==> flow/design.v <==
module  CONV(
	input				clk,
	input				rst_n,
	input 				mode,
	input       		in_valid,
	output reg			out_valid,
	output 		[13:0] 	AWADDR,
	output		 [7:0] 	AWLEN,
	output 				AWVALID,
	input 				AWREADY,
	output reg  [31:0]	WDATA,
	output 				WVALID,
	input 				WREADY,
	output 		[13:0] 	ARADDR,
	output 		 [7:0] 	ARLEN,
	output 				ARVALID,
	input 				ARREADY,
	input		[31:0] 	RDATA,
	input 				RVALID,
	output reg			RREADY
);
localparam WEIGHT1 	= 20'hABC2E;
localparam WEIGHT2 	= 20'hB52E2;
localparam WEIGHT3 	= 20'hAF5C4;
localparam WEIGHT4 	= 20'hE5518;
localparam WEIGHT5 	= 20'h71650;
localparam WEIGHT6 	= 20'hA938B;
localparam WEIGHT7 	= 20'h5251F;
localparam WEIGHT8 	= 20'h7DFC0;
localparam WEIGHT9 	= 20'hEB885;
localparam BIAS 	= 16'h1310;
localparam IDLE 	= 4'd0;
localparam CONV_K1 	= 4'd1;
localparam CONV_K2 	= 4'd2;
localparam CONV_K3 	= 4'd3;
localparam CONV_K4 	= 4'd4;
localparam CONV_K5 	= 4'd5;
localparam CONV_K6 	= 4'd6;
localparam CONV_K7 	= 4'd7;
localparam CONV_K8 	= 4'd8;
localparam CONV_K9 	= 4'd9;
localparam RELU 	= 4'd10;
localparam MUL 		= 4'd11;
localparam READ 	= 4'd12;
localparam WRITE_L0 = 4'd13;
localparam POOL 	= 4'd14;
localparam WRITE_L1 = 4'd15;
reg  		 [3:0] 	state_r, state_w, state_tmp;
reg  		 [5:0]	cnt_x, cnt_y;
reg					mode_;
wire 			 	is_up, is_down, is_left, is_right;
wire 				skip_mul;
wire 		[11:0] 	P1, P2, P3, P4, P5, P6, P7, P8, P9;
wire 		[15:0]  data_in;
wire 		[19:0] 	weight;
reg  signed	[35:0] 	product;
reg 				mul_fin;
reg  signed [36:0]	conv_result;
wire 		[31:0]	relu_result;
reg 		[31:0] 	max_pool_result;
wire 				update_mp_result;
assign is_up 	= (cnt_y == 6'd0  || (cnt_y == 6'd1  && mode_));
assign is_down 	= (cnt_y == 6'd63 || (cnt_y == 6'd62 && mode_));
assign is_left 	= (cnt_x == 6'd0  || (cnt_x == 6'd1  && mode_));
assign is_right = (cnt_x == 6'd63 || (cnt_x == 6'd62 && mode_));
assign skip_mul   = (state_tmp == CONV_K1 && (is_up || is_left)) 	||
					(state_tmp == CONV_K2 && (is_up))				||
					(state_tmp == CONV_K3 && (is_up || is_right)) 	||
					(state_tmp == CONV_K4 && (is_left))				||
					(state_tmp == CONV_K6 && (is_right)) 			||
					(state_tmp == CONV_K7 && (is_down || is_left)) 	||
					(state_tmp == CONV_K8 && (is_down)) 			||
					(state_tmp == CONV_K9 && (is_down || is_right));
assign P1 = (mode_ == 1'b0) ? {cnt_y, cnt_x} - 7'd65 : {cnt_y, cnt_x} - 8'd130;
assign P2 = (mode_ == 1'b0) ? {cnt_y, cnt_x} - 7'd64 : {cnt_y, cnt_x} - 8'd128;
assign P3 = (mode_ == 1'b0) ? {cnt_y, cnt_x} - 6'd63 : {cnt_y, cnt_x} - 7'd126;
assign P4 = (mode_ == 1'b0) ? {cnt_y, cnt_x} - 1'd1  : {cnt_y, cnt_x} - 2'd2  ;
assign P5 = (mode_ == 1'b0) ? {cnt_y, cnt_x}		 : {cnt_y, cnt_x}         ;
assign P6 = (mode_ == 1'b0) ? {cnt_y, cnt_x} + 1'd1	 : {cnt_y, cnt_x} + 2'd2  ;
assign P7 = (mode_ == 1'b0) ? {cnt_y, cnt_x} + 6'd63 : {cnt_y, cnt_x} + 7'd126;
assign P8 = (mode_ == 1'b0) ? {cnt_y, cnt_x} + 7'd64 : {cnt_y, cnt_x} + 8'd128;
assign P9 = (mode_ == 1'b0) ? {cnt_y, cnt_x} + 7'd65 : {cnt_y, cnt_x} + 8'd130;
assign data_in = RDATA[31:16];
assign weight = (state_tmp == CONV_K1) ? WEIGHT1 :
				(state_tmp == CONV_K2) ? WEIGHT2 :
				(state_tmp == CONV_K3) ? WEIGHT3 :
				(state_tmp == CONV_K4) ? WEIGHT4 :
				(state_tmp == CONV_K5) ? WEIGHT5 :
				(state_tmp == CONV_K6) ? WEIGHT6 :
				(state_tmp == CONV_K7) ? WEIGHT7 :
				(state_tmp == CONV_K8) ? WEIGHT8 :
				(state_tmp == CONV_K9) ? WEIGHT9 : 20'd0;
assign ARADDR = (state_tmp == CONV_K1) ? P1 :
				(state_tmp == CONV_K2) ? P2 :
				(state_tmp == CONV_K3) ? P3 :
				(state_tmp == CONV_K4) ? P4 :
				(state_tmp == CONV_K5) ? P5 :
				(state_tmp == CONV_K6) ? P6 :
				(state_tmp == CONV_K7) ? P7 :
				(state_tmp == CONV_K8) ? P8 :
				(state_tmp == CONV_K9) ? P9 : 14'd0;
assign ARLEN = 8'd0;
assign ARVALID = (state_r == READ) && (~skip_mul) && (state_tmp != RELU);
assign AWADDR = (state_r == POOL) ? {4'b1000, cnt_y[5:1], cnt_x[5:1]} : {1'b1, cnt_y, cnt_x};
assign AWLEN = 8'd0;
assign AWVALID = (state_r == RELU || state_r == POOL);
assign WVALID = (state_r == WRITE_L0 || state_r == WRITE_L1);
assign relu_result = (conv_result[36]) ? 32'd0 : conv_result[31:0];
assign update_mp_result = ((WDATA > max_pool_result) && WVALID);
always @(*) begin
	case(state_r)
		IDLE: 		state_w = (in_valid) ? READ : IDLE;
		READ: 		state_w = (ARREADY && ~skip_mul) ? state_tmp : READ;
		CONV_K1: 	state_w = (skip_mul) ? READ : ((RVALID) ? MUL : CONV_K1); 
		CONV_K2: 	state_w = (skip_mul) ? READ : ((RVALID) ? MUL : CONV_K2);
		CONV_K3: 	state_w = (skip_mul) ? READ : ((RVALID) ? MUL : CONV_K3);
		CONV_K4: 	state_w = (skip_mul) ? READ : ((RVALID) ? MUL : CONV_K4);
		CONV_K5: 	state_w = (skip_mul) ? READ : ((RVALID) ? MUL : CONV_K5);
		CONV_K6: 	state_w = (skip_mul) ? READ : ((RVALID) ? MUL : CONV_K6);
		CONV_K7: 	state_w = (skip_mul) ? READ : ((RVALID) ? MUL : CONV_K7);
		CONV_K8: 	state_w = (skip_mul) ? READ : ((RVALID) ? MUL : CONV_K8);
		CONV_K9: 	state_w = (skip_mul) ? RELU : ((RVALID) ? MUL : CONV_K9);
		MUL: 		state_w = (state_tmp == CONV_K9) ? RELU : READ;
		RELU: 		state_w = (AWREADY) ? WRITE_L0 : RELU;
		WRITE_L0: 	state_w = (WREADY) ? ((cnt_x[0] && cnt_y[0]) ? POOL : READ) : WRITE_L0;
		POOL: 		state_w = (AWREADY) ? WRITE_L1 : POOL;
		WRITE_L1: 	state_w = (WREADY) ? ((cnt_x[5:1] == 5'd31 && cnt_y[5:1] == 5'd31) ? IDLE : READ) : WRITE_L1;
	endcase
end
always @(posedge clk or negedge rst_n) begin
	if (!rst_n)	state_r <= IDLE;
	else 		state_r <= state_w;
end
always @(posedge clk or negedge rst_n) begin
	if (!rst_n)								state_tmp <= CONV_K1;
	else if (state_r == RELU)				state_tmp <= CONV_K1;
	else if (state_r == MUL) 				state_tmp <= state_tmp + 4'd1;
	else if (state_r == READ && skip_mul) 	state_tmp <= state_tmp + 4'd1;
end
always @(posedge clk or negedge rst_n) begin
	if (!rst_n)	begin
		cnt_x <= 6'd0;
		cnt_y <= 6'd0;
	end
	else if (state_r == WRITE_L0 && WREADY) begin
		cnt_x <= {cnt_x[5:1], cnt_x[0] + 1'd1};
		cnt_y <= (cnt_x[0]) ? {cnt_y[5:1], cnt_y[0] + 1'd1} : cnt_y;
	end
	else if (state_r == WRITE_L1 && WREADY) begin
		cnt_x <= {cnt_x[5:1] + 5'd1, cnt_x[0]};
		cnt_y <= (cnt_x[5:1] == 5'd31) ? {cnt_y[5:1] + 1'd1, cnt_y[0]} : cnt_y;
	end
end
always @(posedge clk or negedge rst_n) begin
	if (!rst_n)			RREADY <= 1'b0;
	else if (ARVALID)	RREADY <= 1'b1;
	else if (RVALID) 	RREADY <= 1'b0;
end
always @(posedge clk or negedge rst_n) begin
	if (!rst_n)					product <= 36'd0;
	else if (state_w == MUL)	product <= $signed(data_in) * $signed(weight);
end
always @(posedge clk or negedge rst_n) begin
	if (!rst_n)					mul_fin <= 1'b0;
	else if (state_w == MUL) 	mul_fin <= 1'b1;
	else 						mul_fin <= 1'b0;
end
always @(posedge clk or negedge rst_n) begin
	if (!rst_n)					conv_result <= BIAS;
	else if (WVALID && WREADY) 	conv_result <= BIAS;
	else if (mul_fin) 			conv_result <= conv_result + product;
end
always @(posedge clk or negedge rst_n) begin
	if (!rst_n)								max_pool_result <= 32'd0;
	else if (state_r == WRITE_L1 && WREADY) max_pool_result <= 32'd0;
	else if (update_mp_result) 				max_pool_result <= WDATA;
end
always @(posedge clk or negedge rst_n) begin
	if (!rst_n)						WDATA <= 32'd0;
	else if (state_w == WRITE_L0)	WDATA <= relu_result;
	else if (state_w == WRITE_L1)	WDATA <= max_pool_result;
	else 							WDATA <= WDATA;
end
always @(posedge clk or negedge rst_n) begin
	if (!rst_n)							out_valid <= 1'b0;
	else if (WREADY && state_w == IDLE) out_valid <= 1'b1;
	else 								out_valid <= 1'b0;
end
always @(posedge clk or negedge rst_n) begin
	if (!rst_n)			mode_ <= 1'b0;
	else if (in_valid) 	mode_ <= mode;
	else 				mode_ <= mode_;
end
endmodule
======== From RTL to reports: CONV ========
The steps from the RTL of CONV to its reports follow in flow order.
Lines are those of the file above, counted from 1.
Operators carry their Yosys type and port widths (W data, S select, Z words).
Library cell names are shortened.
The mark -- stands for no value.
set-up
  top ..................................... CONV
  clock input ............................. clk
  library ................................. sky130hd
  library corner .......................... tt_025C_1v80

======== Word-level counts ========
Yosys after proc, flatten, opt, wreduce and memory -nomap, before mapping. Memory bits, and registers merged into a memory's read port (data or address), are not among the register bits. Print and check cells are not counted. Equal cells are merged and count once.
word-level totals
  output and inout port bits .............. 81
  input bits .............................. 40
  elaborated cells ........................ 202
  register bits ........................... 161
cells by class
  bitwise logic cells ..................... 2
  equality and inequality tests ........... 36
  $mul .................................... 1
  multiplexer cells ....................... 74
  reductions and logical operators ........ 52
  add/subtract/negate cells ............... 22
  magnitude comparators ................... 1
operator list
  kind                     count
  $mul A16 B20 Y36         1
  $mux W12                 17
  $mux W20                 9
  $mux W32                 5
  $mux W4                  21
  $mux W37                 2
  $pmux W4 S16             1
  $eq A4 B4 Y1 const B     13
  $add A37 B36 Y37         1
  $add A12 B7 Y12 const B  3
  $sub A12 B7 Y12 const B  3
  $gt A32 B32 Y1           1
  $eq A4 B3 Y1 const B     8
  $add A12 B8 Y12 const B  2
  $sub A12 B8 Y12 const B  2
  $eq A6 B6 Y1 const B     4
  $logic_and A1 B1 Y1      23
  $mux W6                  3
  $logic_or A1 B1 Y1       17
  $eq A4 B2 Y1 const B     4
  $mux W14                 1
  $add A12 B1 Y12 const B  1
  $sub A12 B1 Y12 const B  1
  $add A12 B2 Y12 const B  1
  $sub A12 B2 Y12 const B  1
  $add A12 B6 Y12 const B  1
  $sub A12 B6 Y12 const B  1
  $eq A6 B1 Y1 const B     2
Not listed: further kinds 16, cells in them 39.

======== Logic depth ========
Longest topological path by Yosys (ltp), each cell counted once; first at word level (registers and memories cut), then after technology mapping (sequential cells cut; the memories' decode and read muxes count).
logic depth
  depth in word-level cells ............... 19
  ABC_AREA ................................ 1
  mapped depth ............................ 39

======== Netlist ========
The flow's flattened synthesis, as Yosys stat reports it; memories are mapped. The netlist is that of the ABC_AREA named above (0 if unset); the other value can give another one.
cell types
  cell      count  total area (um^2)
  fa_1      319    6.39E+03
  dfrtp_1   156    3.9E+03
  nand2_1   749    2.81E+03
  inv_1     719    2.7E+03
  ha_1      179    2.24E+03
  nor2_1    388    1.46E+03
  o21ai_0   214    1.07E+03
  a21oi_1   166    830.797
  nand3_1   137    685.658
  xor2_1    55     481.712
  clkbuf_1  64     240.23
  buf_4     22     165.158
  dfstp_2   5      131.376
  nor3_1    25     125.12
  xnor2_1   14     122.618
  nand4_1   19     118.864
  o21ai_1   20     100.096
  o21bai_1  13     97.594
Not listed: further types 35, cells in them 165.
mapped netlist
  buffers ................................. 115
  standard cells after synthesis .......... 3429
  sequential part of the area ............. 4035.1 um^2
  mapped flip-flops ....................... 161
  cell area after synthesis ............... 24816.3 um^2

======== Timing after synthesis ========
OpenSTA on the mapped netlist: ideal clock, no wires. The path of least setup slack (recovery checks aside). Input and output delay are each 20% of the period. Register names are those of the netlist, which keeps one name where synthesis merged equal registers.
path post-synthesis
  kind .................................... input port to flip-flop
  start point ............................. in RDATA[18]
  end point ............................... reg (name not given)
  input delay ............................. 1.600 ns
  delay of the path ....................... 6.068 ns
  arrival ................................. 7.552 ns
  path buffers ............................ 1
  driving pins on the path ................ 26
  time at the first pin ................... 1.600 ns
  clock period ............................ 8.0 ns
  slack ................................... 0.331 ns
  synthesis period reached ................ 7.669 ns
"delay of the path" is the arrival time less input delay plus setup time.
"driving pins on the path": output pins that drive a net of the path, with the launching flip-flop's if there is one; two outputs of one cell count as two.
"synthesis period reached" = period - worst setup slack (recovery checks aside). The figure is calculated, with input and output delays left at 20% of the set period.
The rows between start and end are the longest chain of elaborated cells between them; the timing report does not say that the signal goes this way. Where chains are equally long, one stands for them.
Each line given opens the expression or statement behind the cell; cells for indexed reads and writes are added by Yosys, which also makes memories of some case tables.
between the ends, post-synthesis
  cell sequence ........................... buf_1 clkinv_1 nor2_1 inv_1 fa_1 inv_1 fa_1 inv_1 fa_1 inv_1 fa_1 fa_1 inv_1 fa_1 inv_1 ha_1 a21oi_1 inv_1 a21oi_1 nor2_1 nor4_1 nand2_1 nand2_1 nand2_1 nand3_1 nand2_1
  cells in the longest elaborated chain ... 1
  elaborated cells between the ends (all ways) .. 1
  source lines of those cells ............. 1
  those cells by class .................... 1 x mul
ends and longest elaborated chain, post-synthesis
  element           RTL line  RTL
  from (decl)       18        input [31:0] RDATA,
  $mul A16 B20 Y36  161
  to (assign)       160
  to (assign)       161
  to (decl)         56

======== Worst path after layout ========
From the final timing report of entry A: the path of least setup slack in the routed layout; clock arrival at registers is part of the times.
path post-layout
  kind .................................... input port to flip-flop
  start point ............................. in RDATA[20]
  end point ............................... reg (name not given)
  path buffers ............................ 2
  clock period ............................ 12.4 ns
  time at the first pin ................... 2.48 ns
  input delay ............................. 2.48 ns
  driving pins on the path ................ 25
  slack ................................... 2.43 ns
  arrival ................................. 10.44 ns
The rows between start and end are the longest chain of elaborated cells between them; the timing report does not say that the signal goes this way. Where chains are equally long, one stands for them.
between the ends, post-layout
  cell sequence ........................... clkdlybuf4s50_1 buf_4 inv_1 nor2_1 inv_1 fa_1 fa_1 inv_1 ha_1 fa_1 inv_1 fa_1 fa_1 inv_1 ha_1 a21oi_1 a21boi_0 o21ai_0 nand3_1 nand2_1 nand3_1 nand2_1 xor2_1 nand3_1 nand2_1
  cells in the longest elaborated chain ... 1
  elaborated cells between the ends (all ways) .. 1
  source lines of those cells ............. 1
  those cells by class .................... 1 x mul
ends and longest elaborated chain, post-layout
  element           RTL line  RTL
  from (decl)       18        input [31:0] RDATA,
  $mul A16 B20 Y36  161
  to (assign)       160
  to (assign)       161
  to (decl)         56

Measured data: module CONV, platform sky130hd, 3 stored runs of the flow under differing settings, order arbitrary. Input and output delays are each 20% of the period that was set; the output load is 0.01 pF.
"achieved clock period (ns)" means the clock period less the worst setup slack. The figure is calculated, with input and output delays left at 20% of the set period.
"worst setup path time (ns)" = time allowed to the worst setup path (clock period - input delay - output delay, where it has them) - its slack; a late launch clock adds to it, a late capture clock takes from it.

Flow files of entry A
==> flow/run.sh <==
#!/bin/bash
# the make line also repeats the synthesis and layout settings of config.mk as NAME=value (left out here)
make -C /OpenROAD-flow-scripts/flow DESIGN_CONFIG=/design/flow/config.mk WORK_HOME=/design/flow/orfs CLKGATE_MAP_FILE= finish
==> flow/config.mk <==
export PLATFORM = sky130hd
export DESIGN_NAME = CONV
export DESIGN_NICKNAME = CONV
export VERILOG_FILES = /design/flow/design.v
export SDC_FILE = /design/flow/constraint.sdc
export NUM_CORES = 4
export LEC_CHECK = 0
export ABC_AREA = 1
export CAP_MARGIN = 15
export CELL_PAD_IN_SITES_DETAIL_PLACEMENT = 1
export CORE_ASPECT_RATIO = 0.52
export CORE_MARGIN = 2
export CORE_UTILIZATION = 26
export CTS_CLUSTER_DIAMETER = 335
export GPL_ROUTABILITY_DRIVEN = 1
export MAX_ROUTING_LAYER = met4
export MIN_ROUTING_LAYER = met2
export PLACE_DENSITY_LB_ADDON = 0.15
export SETUP_SLACK_MARGIN = 2.28
export SLEW_MARGIN = 25
export TNS_END_PERCENT = 40
==> flow/constraint.sdc <==
create_clock -name core_clock -period 12.4 [get_ports {clk}]
set_input_delay 2.4800 -clock core_clock [delete_from_list [all_inputs] [get_ports {clk}]]
set_output_delay 2.4800 -clock core_clock [all_outputs]
set_load 0.01 [all_outputs]

report of entry A
yosys chip area after synthesis (um^2): 24816.3
finish__design__die__area: 98068.6
finish__design__instance__area__stdcell: 27964.3
finish__design__instance__utilization: 0.2967
finish__timing__setup__ws: 2.426
finish__timing__setup__tns: 0.000
finish__timing__hold__ws: 0.486
achieved clock period (ns): 9.974
worst setup path time (ns): 7.49
worst setup path kind: input port to flip-flop

Flow files of entry B
==> flow/run.sh <==
#!/bin/bash
# the make line also repeats the synthesis and layout settings of config.mk as NAME=value (left out here)
make -C /OpenROAD-flow-scripts/flow DESIGN_CONFIG=/design/flow/config.mk WORK_HOME=/design/flow/orfs CLKGATE_MAP_FILE= finish
==> flow/config.mk <==
export PLATFORM = sky130hd
export DESIGN_NAME = CONV
export DESIGN_NICKNAME = CONV
export VERILOG_FILES = /design/flow/design.v
export SDC_FILE = /design/flow/constraint.sdc
export NUM_CORES = 4
export LEC_CHECK = 0
export CAP_MARGIN = 20
export CORE_MARGIN = 2
export CORE_UTILIZATION = 20
export CTS_CLUSTER_SIZE = 64
export PLACE_DENSITY_LB_ADDON = 0.29
export SETUP_SLACK_MARGIN = -0.22
export SLEW_MARGIN = 20
export TNS_END_PERCENT = 40
==> flow/constraint.sdc <==
create_clock -name core_clock -period 5.02 [get_ports {clk}]
set_input_delay 1.0040 -clock core_clock [delete_from_list [all_inputs] [get_ports {clk}]]
set_output_delay 1.0040 -clock core_clock [all_outputs]
set_load 0.01 [all_outputs]

report of entry B
yosys chip area after synthesis (um^2): 24168.2
finish__design__die__area: 123637.0
finish__design__instance__area__stdcell: 31829.3
finish__design__instance__utilization: 0.2653
finish__timing__setup__ws: -2.201
finish__timing__setup__tns: -47.692
finish__timing__hold__ws: 0.407
achieved clock period (ns): 7.221
worst setup path time (ns): 7.22
worst setup path kind: flip-flop to flip-flop

Flow files of entry C
==> flow/run.sh <==
#!/bin/bash
# the make line also repeats the synthesis and layout settings of config.mk as NAME=value (left out here)
make -C /OpenROAD-flow-scripts/flow DESIGN_CONFIG=/design/flow/config.mk WORK_HOME=/design/flow/orfs CLKGATE_MAP_FILE= finish
==> flow/config.mk <==
export PLATFORM = sky130hd
export DESIGN_NAME = CONV
export DESIGN_NICKNAME = CONV
export VERILOG_FILES = /design/flow/design.v
export SDC_FILE = /design/flow/constraint.sdc
export NUM_CORES = 4
export LEC_CHECK = 0
export CAP_MARGIN = 20
export CORE_MARGIN = 2
export CORE_UTILIZATION = 42
export CTS_CLUSTER_DIAMETER = 59
export GPL_TIMING_DRIVEN = 1
export MAX_ROUTING_LAYER = met5
export PLACE_DENSITY = 0.36
export SETUP_SLACK_MARGIN = 0.64
export SLEW_MARGIN = 40
export TNS_END_PERCENT = 90
==> flow/constraint.sdc <==
create_clock -name core_clock -period 6.8 [get_ports {clk}]
set_input_delay 1.3600 -clock core_clock [delete_from_list [all_inputs] [get_ports {clk}]]
set_output_delay 1.3600 -clock core_clock [all_outputs]
set_load 0.01 [all_outputs]

report of entry C
yosys chip area after synthesis (um^2): 24168.2
finish__design__die__area: 59477.5
finish__design__instance__area__stdcell: 30415.4
finish__design__instance__utilization: 0.5373
finish__timing__setup__ws: -0.443
finish__timing__setup__tns: -5.653
finish__timing__hold__ws: 0.496
achieved clock period (ns): 7.243
worst setup path time (ns): 7.24
worst setup path kind: flip-flop to flip-flop
